==> flow/design.v <==
module data_syn(
    input logic clk_i,
    input logic rst_n_i,
    input logic data_i,
    output logic data_o
);
logic data_a, data_b;
assign data_o = data_b;
always_ff @(posedge clk_i or negedge rst_n_i)
begin
    if (!rst_n_i) begin
        data_a <= 1'b0;
        data_b <= 1'b0;
    end else begin
        data_a <= data_i;
        data_b <= data_a;
    end
end
endmodule
module edge2en(
    input logic clk_i,
    input logic rst_n_i,
    input logic data_i,
    output logic pos_edge_o,
    output logic neg_edge_o,
    output logic any_edge_o
);
logic data_a, data_b;
assign pos_edge_o = ~data_b & data_a;
assign neg_edge_o = ~data_a & data_b;
assign any_edge_o =  data_a ^ data_b;
always_ff @(posedge clk_i or negedge rst_n_i)
begin
    if (!rst_n_i) begin
        data_a <= 1'b0;
        data_b <= 1'b0;
    end else begin
        data_a <= data_i;
        data_b <= data_a;
    end
end
endmodule
module startup #(
    parameter int W = 32
) (
    input logic clk_i,
    input logic rst_n_i,
    input logic  [4:0] gate_sync_i,
    input logic [W-1:0] gate_shift_i,
    output logic [4:0] gate_en_o
);
logic  [4:0] gate_en;
logic [W-1:0] gate_cnt;
logic        gate_next;
logic        gate_done;
assign gate_en_o = gate_en;
edge2en gate_next_en(
    .clk_i(clk_i),
    .rst_n_i(rst_n_i),
    .data_i(gate_done & (gate_en == gate_sync_i)),
    .pos_edge_o(gate_next)
);
always_ff @(posedge clk_i or negedge rst_n_i)
begin
    if (!rst_n_i) begin
        gate_en   <= 5'b00000;
        gate_cnt  <= {W{1'b0}};
        gate_done <= 1'b0;
    end else begin
        gate_en   <= gate_next ? {gate_en[3:0], (gate_sync_i != 5'b01111)} : gate_en;
        gate_cnt  <= gate_next ? {W{1'b0}} : gate_cnt + 1'b1;
        gate_done <= gate_next ? 1'b0 : (gate_cnt == gate_shift_i) ? 1'b1 : gate_done;
    end
end
endmodule
module measure #(
    parameter int W = 32
) (
    input logic clk_i,
    input logic rst_n_i,
    input logic sig_clk_i,
    input logic        gate_en_i,
    input logic [W-1:0] gate_total_i,
    output logic        reg_wr_en_o,
    output logic [2*W-1:0] reg_wr_data_o,
    output logic gate_sync_o
);
logic sig_clk_s;
logic sig_clk_p;
logic gate_sync;
logic gate_sync_n;
logic        gate_en;
logic [W-1:0] gate_cnt;
logic [W-1:0] sig_clk_cnt;
logic [W-1:0] ref_clk_cnt;
logic        reg_wr_en;
logic [2*W-1:0] reg_wr_data;
assign reg_wr_en_o   = reg_wr_en;
assign reg_wr_data_o = reg_wr_data;
assign gate_sync_o = gate_sync;
data_syn sig_clk_syn(
    .clk_i(clk_i),
    .rst_n_i(rst_n_i),
    .data_i(sig_clk_i),
    .data_o(sig_clk_s)
);
edge2en sig_clk_en(
    .clk_i(clk_i),
    .rst_n_i(rst_n_i),
    .data_i(sig_clk_s),
    .pos_edge_o(sig_clk_p)
);
edge2en gate_sync_en(
    .clk_i(clk_i),
    .rst_n_i(rst_n_i),
    .data_i(gate_sync),
    .neg_edge_o(gate_sync_n)
);
always_ff @(posedge clk_i or negedge rst_n_i)
begin
    if (!rst_n_i) begin
        gate_en  <= 1'b0;
        gate_cnt <= {W{1'b0}};
        gate_sync <= 1'b0;
        sig_clk_cnt <= {W{1'b0}};
        ref_clk_cnt <= {W{1'b0}};
        reg_wr_en   <= 1'b0;
        reg_wr_data <= {(2*W){1'b0}};
    end else begin
        if (gate_sync) begin
            gate_en  <= (gate_cnt == gate_total_i) ? 1'b0 : gate_en;
            gate_cnt <= (gate_cnt == gate_total_i) ? {W{1'b0}} : gate_cnt + 1'b1;
            gate_sync <= (sig_clk_p & ~gate_en) ? 1'b0 : gate_sync;
            sig_clk_cnt <= sig_clk_p ? sig_clk_cnt + 1'b1 : sig_clk_cnt;
            ref_clk_cnt <= ref_clk_cnt + 1'b1;
        end else begin
            gate_en  <= gate_en_i;
            gate_cnt <= {W{1'b0}};
            gate_sync <= (sig_clk_p & gate_en) ? 1'b1 : gate_sync;
            sig_clk_cnt <= reg_wr_en ? {W{1'b0}} : sig_clk_cnt;
            ref_clk_cnt <= reg_wr_en ? {W{1'b0}} : ref_clk_cnt;
        end
        reg_wr_en   <= gate_sync_n;
        reg_wr_data <= gate_sync_n ? {ref_clk_cnt, sig_clk_cnt} : reg_wr_data;
    end
end
endmodule
`timescale 1ns / 1ps
module axi_dfm_v1_0(
    input logic s_axi_aclk,
    input logic s_axi_aresetn,
    input  logic [31:0] s_axi_awaddr,
    input  logic        s_axi_awvalid,
    output logic        s_axi_awready,
    input  logic [31:0] s_axi_wdata,
    input  logic        s_axi_wvalid,
    output logic        s_axi_wready,
    output logic s_axi_bvalid,
    input  logic s_axi_bready,
    input  logic [31:0] s_axi_araddr,
    input  logic        s_axi_arvalid,
    output logic        s_axi_arready,
    output logic [31:0] s_axi_rdata,
    output logic        s_axi_rvalid,
    input  logic        s_axi_rready,
    input  logic signal_in,
    output logic signal_done
);
localparam int W = 16;
logic [4:0] gate_en;
logic [4:0] gate_sync;
logic [W-1:0] gate_shift;
logic [W-1:0] gate_total;
logic     [4:0] raw_wr_en;
logic [2*W-1:0] raw_wr_data[5];
logic           reg_wr_en;
logic [2*W-1:0] reg_wr_data;
logic [2*W-1:0] reg_rd_data;
assign s_axi_awready = s_axi_aresetn && s_axi_awvalid && (!s_axi_bvalid || s_axi_bready);
assign s_axi_wready  = s_axi_aresetn && s_axi_wvalid  && (!s_axi_bvalid || s_axi_bready);
assign s_axi_arready = s_axi_aresetn && s_axi_arvalid && (!s_axi_rvalid || s_axi_rready);
assign signal_done = reg_wr_en;
always_ff @(posedge s_axi_aclk or negedge s_axi_aresetn)
begin
    if (!s_axi_aresetn) begin
        gate_shift <= {W{1'b0}};
        gate_total <= {W{1'b0}};
        reg_rd_data <= {(2*W){1'b0}};
        s_axi_bvalid <= 1'b0;
        s_axi_rvalid <= 1'b0;
        s_axi_rdata <= 32'h0000_0000;
    end else begin
        if (s_axi_awready) begin
            case (s_axi_awaddr[7:0])
                8'h00:
                    gate_shift <= s_axi_wdata[W-1:0];
                8'h04:
                    gate_total <= s_axi_wdata[W-1:0];
                default:
                    reg_rd_data <= reg_wr_data;
            endcase
        end
        if (s_axi_arready) begin
            case (s_axi_araddr[7:0])
                8'h00:
                    s_axi_rdata <= {{(32-W){1'b0}}, gate_shift};
                8'h04:
                    s_axi_rdata <= {{(32-W){1'b0}}, gate_total};
                8'h08:
                    s_axi_rdata <= {{(32-W){1'b0}}, reg_rd_data[W-1:0]};
                8'h0C:
                    s_axi_rdata <= {{(32-W){1'b0}}, reg_rd_data[2*W-1:W]};
                default:
                    s_axi_rdata <= 32'h0000_0000;
            endcase
        end
        s_axi_bvalid <= (s_axi_bvalid & ~s_axi_bready) | s_axi_awready;
        s_axi_rvalid <= (s_axi_rvalid & ~s_axi_rready) | s_axi_arready;
    end
end
startup #(.W(W)) startup(
    .clk_i(s_axi_aclk),
    .rst_n_i(s_axi_aresetn),
    .gate_sync_i(gate_sync),
    .gate_shift_i(gate_shift),
    .gate_en_o(gate_en)
);
genvar i;
generate
    for (i = 0; i < 5; i = i + 1) begin: measure_block
        measure #(.W(W)) measure(
            .clk_i(s_axi_aclk),
            .rst_n_i(s_axi_aresetn),
            .sig_clk_i(signal_in),
            .gate_en_i(gate_en[i]),
            .gate_total_i(gate_total),
            .reg_wr_en_o(raw_wr_en[i]),
            .reg_wr_data_o(raw_wr_data[i]),
            .gate_sync_o(gate_sync[i])
        );
    end
endgenerate
always_ff @(posedge s_axi_aclk or negedge s_axi_aresetn)
begin
    if (!s_axi_aresetn) begin
        reg_wr_en   <= 1'b0;
        reg_wr_data <= {(2*W){1'b0}};
    end else begin
        reg_wr_en <= raw_wr_en[0] | raw_wr_en[1] | raw_wr_en[2] | raw_wr_en[3] | raw_wr_en[4];
        case (raw_wr_en)
            5'b00001:
                reg_wr_data <= raw_wr_data[0];
            5'b00010:
                reg_wr_data <= raw_wr_data[1];
            5'b00100:
                reg_wr_data <= raw_wr_data[2];
            5'b01000:
                reg_wr_data <= raw_wr_data[3];
            5'b10000:
                reg_wr_data <= raw_wr_data[4];
            default:
                reg_wr_data <= reg_wr_data;
        endcase
    end
end
endmodule
From RTL to reports: axi_dfm_v1_0

The steps from the RTL of axi_dfm_v1_0 to its reports follow in flow order.
Lines are those of the file above, counted from 1.
Library cell names are shortened.
The mark - stands for no value.

Top module: axi_dfm_v1_0
Clock: s_axi_aclk
Standard-cell library: sky130hd
Library corner: tt_025C_1v80

After elaboration

Yosys after proc, flatten, opt, wreduce and memory -nomap, before mapping. Print and check cells are not counted. Equal cells are merged and count once.

Input bits: 104
Bits in registers: 584
Elaborated cells: 234
Output and inout bits: 38

Eq/ne operators: 27
Add/sub/neg operators: 16
Reductions and logical operators: 28
Bitwise operators: 41
Mux-type cells: 60

Operators with widths:

| kind                                                                   | count |
| 16-bit two-way mux                                                     | 31 |
| 16-bit by 1-bit adder with 16-bit output (second input constant)       | 16 |
| 32-bit parallel mux with 5-bit select                                  | 1 |
| 16-bit equality test                                                   | 6 |
| 16-bit parallel mux with 4-bit select                                  | 1 |
| 1-bit two-way mux                                                      | 27 |
| 1-bit AND                                                              | 20 |
| 2-bit != test (second input constant)                                  | 8 |
| 2-bit AND reduction                                                    | 8 |
| 8-bit by 3-bit equality test with 1-bit output (second input constant) | 2 |
| 8-bit by 4-bit equality test with 1-bit output (second input constant) | 2 |
| 8-bit zero test                                                        | 2 |
| 1-bit inverter                                                         | 15 |
| 2-bit nonzero test                                                     | 6 |
| 1-bit OR                                                               | 6 |
| 1-bit logical AND                                                      | 6 |
| 5-bit by 1-bit equality test with 1-bit output (second input constant) | 1 |
| 5-bit by 2-bit equality test with 1-bit output (second input constant) | 1 |
| 5-bit by 3-bit equality test with 1-bit output (second input constant) | 1 |
| 5-bit by 4-bit equality test with 1-bit output (second input constant) | 1 |
| 5-bit by 4-bit != test with 1-bit output (second input constant)       | 1 |
| 5-bit equality test                                                    | 1 |
| 5-bit equality test (second input constant)                            | 1 |
| 5-bit nonzero test                                                     | 1 |
| 2-bit by 1-bit != test with 1-bit output (second input constant)       | 2 |
| 1-bit logical OR                                                       | 2 |
| 1-bit zero test                                                        | 2 |
| 2-bit OR reduction                                                     | 1 |

Depth

Longest topological path by Yosys (ltp), each cell counted once; first at word level (registers and memories cut), then after technology mapping (sequential cells cut; the memories' decode and read muxes count).

Depth in word-level cells: 5
ABC_AREA: 0
Depth in mapped cells: 8
Mapped depth without buffers: 5

Synthesis result

Source: synth_stat.txt of the flow (Yosys; design flattened, memories mapped). It holds for the ABC_AREA given above (unset counts as 0); a run with the other value may have another netlist.
The area totals of this step are shown rounded.

Cells by type:

| cell     | count |
| dfrtp_1  | 568 |
| mux2_2   | 187 |
| xnor2_1  | 121 |
| o21ai_0  | 169 |
| nand2_1  | 201 |
| mux2i_1  | 71 |
| xor2_1   | 71 |
| nand4_1  | 82 |
| nor2_1   | 133 |
| and3_1   | 75 |
| nand3_1  | 87 |
| clkbuf_1 | 114 |
| inv_1    | 96 |
| mux4_2   | 16 |
| a21oi_1  | 70 |
| or3_1    | 53 |
| nor3_1   | 60 |
| nor4_1   | 44 |

Not listed: further types 52, cells in them 279.

Cells in the netlist: 2497
Mapped flip-flops: 568
Cell area after synthesis: 0.02696 mm^2
Area of sequential cells: 0.01421 mm^2

By module: a second synthesis without flattening, with its own total; a netlist apart from the flattened one above.

Cell total of the unflattened synthesis: 2395
Area (unflattened synthesis): 0.0276 mm^2

Each row is one instance without its submodules.

Modules:

| module          | cells | area (mm^2) | instances |
| measure #(W=16) | 344   | 0.003875    | 5 |
| axi_dfm_v1_0    | 470   | 0.005802    | 1 |
| startup #(W=16) | 118   | 0.00122     | 1 |
| edge2en         | 7     | 0.0000863   | 11 |
| data_syn        | 2     | 0.00005     | 5 |

Path before layout

OpenSTA on the mapped netlist: ideal clock, no wires. The path of least setup slack (recovery checks aside). Input and output delay are each 20% of the period. Register names are those of the netlist, which keeps one name where synthesis merged equal registers.

Kind: input-to-output
Start: in s_axi_rready
End: out s_axi_arready
Launch time at the first pin: 1.000 ns
Path buffers: 1
Slack: 2.223 ns
Delay of the path: 0.777 ns
Clock period: 5.0 ns
Driving pins on the path: 4
External input delay: 1.000 ns
Arrival time: 1.777 ns
Output delay: 1.000 ns
Period reached after synthesis: 2.777 ns

"delay of the path" is the arrival time less input delay plus setup time.
At an output port there is no setup time.
"driving pins on the path" counts driving pins, that of a launching flip-flop among them; a cell with two outputs on the path counts twice.
"period reached after synthesis" is the clock period less the worst setup slack; recovery checks do not enter. This is arithmetic on one report: input and output delays are still those of the set period (20% each).
Between the ends stands the longest chain of elaborated cells between them, by number of cells; it is not shown to be the way that was timed. Of several equally long chains one is given.
A line is the first line of the expression or statement that the cell stems from. Yosys adds cells for indexed reads and writes and turns some case tables into memories.

Cells stage by stage: nand2b_1 -> nand3_1 -> clkbuf_1 -> inv_1
Length of the longest elaborated chain: 2
Elaborated cells between the ends (all ways): 2
Source lines of those cells: 1

RTL lines, path after synthesis:

| item               | RTL line | source |
| start: declaration | 165      | `input  logic        s_axi_rready,` |
| 1-bit logical OR   | 181      | `assign s_axi_arready = s_axi_aresetn && s_axi_arvalid && (!s_axi_rvalid \|\| s_axi_rready);` |
| 1-bit logical AND  | 181      |  |
| end: declaration   | 162      | `output logic        s_axi_arready,` |

Timing after layout

Path of least setup slack in the final report of flow run A (OpenROAD, finished layout, wires in). Where an end is a register, its clock arrival counts in the times.

Kind: input-to-output
Start: in s_axi_aresetn
End: out s_axi_awready
Path buffers: 3
Clock period: 3.54 ns
Slack: 0.37 ns
Output delay: 0.71 ns
Arrival time: 2.46 ns
Driving pins on the path: 5
External input delay: 0.71 ns
Launch time at the first pin: 0.71 ns

Between the ends stands the longest chain of elaborated cells between them, by number of cells; it is not shown to be the way that was timed. Of several equally long chains one is given.

Cells stage by stage: dlygate4sd3_1 -> buf_8 -> nand3_1 -> inv_1 -> clkdlybuf4s50_1
Length of the longest elaborated chain: 2
Elaborated cells between the ends (all ways): 2
Source lines of those cells: 1

RTL lines, path post-layout:

| item                 | RTL line | source |
| start: declaration   | 151      | `input logic s_axi_aresetn,` |
| 1-bit logical AND x2 | 179      | `assign s_axi_awready = s_axi_aresetn && s_axi_awvalid && (!s_axi_bvalid \|\| s_axi_bready);` |
| end: declaration     | 154      | `output logic        s_axi_awready,` |

FLOW RESULTS
============

Settings and measured results of 3 stored flow runs for module axi_dfm_v1_0 (sky130hd), not sorted in any way. The constraints put input and output delay at 20% of the set period each and load the outputs with 0.01 pF.
"achieved period" means the clock period less the worst setup slack. The figure is calculated, with input and output delays left at 20% of the set period.
"allowed time less slack (worst setup path)" = time allowed to the worst setup path (clock period - input delay - output delay, where it has them) - its slack; a late launch clock adds to it, a late capture clock takes from it.
By "total design power" is meant OpenSTA's value without simulated activity: inputs other than the clock are taken to toggle once in ten clock periods, and the tool carries that through the logic.
Measured values are rounded.
Settings: . = not set for that run.

| setting or result                               | flow run A      | flow run B      | flow run C      |
| ABC_AREA                                        | 0               | .               | 1               |
| CAP_MARGIN                                      | 15              | 0               | 20              |
| CORE_UTILIZATION                                | 27              | 39              | 33              |
| MAX_ROUTING_LAYER                               | met5            | .               | met4            |
| PLACE_DENSITY                                   | 0.71            | .               | .               |
| SETUP_SLACK_MARGIN                              | 0.14            | 0.34            | 1.37            |
| period_ns                                       | 3.54            | 5.0             | 4.63            |
| CORE_MARGIN                                     | 2               | 8               | 2               |
| SLEW_MARGIN                                     | 20              | 0               | 20              |
| GPL_ROUTABILITY_DRIVEN                          | .               | 0               | .               |
| TNS_END_PERCENT                                 | .               | 20              | 25              |
| CELL_PAD_IN_SITES_DETAIL_PLACEMENT              | .               | .               | 1               |
| CELL_PAD_IN_SITES_GLOBAL_PLACEMENT              | .               | .               | 3               |
| CORE_ASPECT_RATIO                               | .               | .               | 0.56            |
| CTS_CLUSTER_DIAMETER                            | .               | .               | 28              |
| CTS_CLUSTER_SIZE                                | .               | .               | 59              |
| GPL_TIMING_DRIVEN                               | .               | .               | 0               |
| MIN_ROUTING_LAYER                               | .               | .               | met1            |
| PLACE_DENSITY_LB_ADDON                          | .               | .               | 0.26            |
| chip area after synthesis (Yosys) (mm^2)        | 0.02696         | 0.02696         | 0.02825         |
| overall die area (mm^2)                         | 0.1024          | 0.07779         | 0.08807         |
| std-cell area (final layout) (mm^2)             | 0.03109         | 0.03038         | 0.03534         |
| utilization of the finished layout (%)          | 31.5            | 44.4            | 41.6            |
| setup slack of the worst path (ns)              | 0.370           | 1.485           | 1.428           |
| sum of negative setup slack (ns)                | 0.000           | 0.000           | 0.000           |
| total design power (uW)                         | 17400           | 12220           | 15100           |
| achieved period (ns)                            | 3.170           | 3.515           | 3.202           |
| allowed time less slack (worst setup path) (ns) | 1.75            | 1.52            | 1.35            |
| worst path kind                                 | input-to-output | input-to-output | input-to-output |
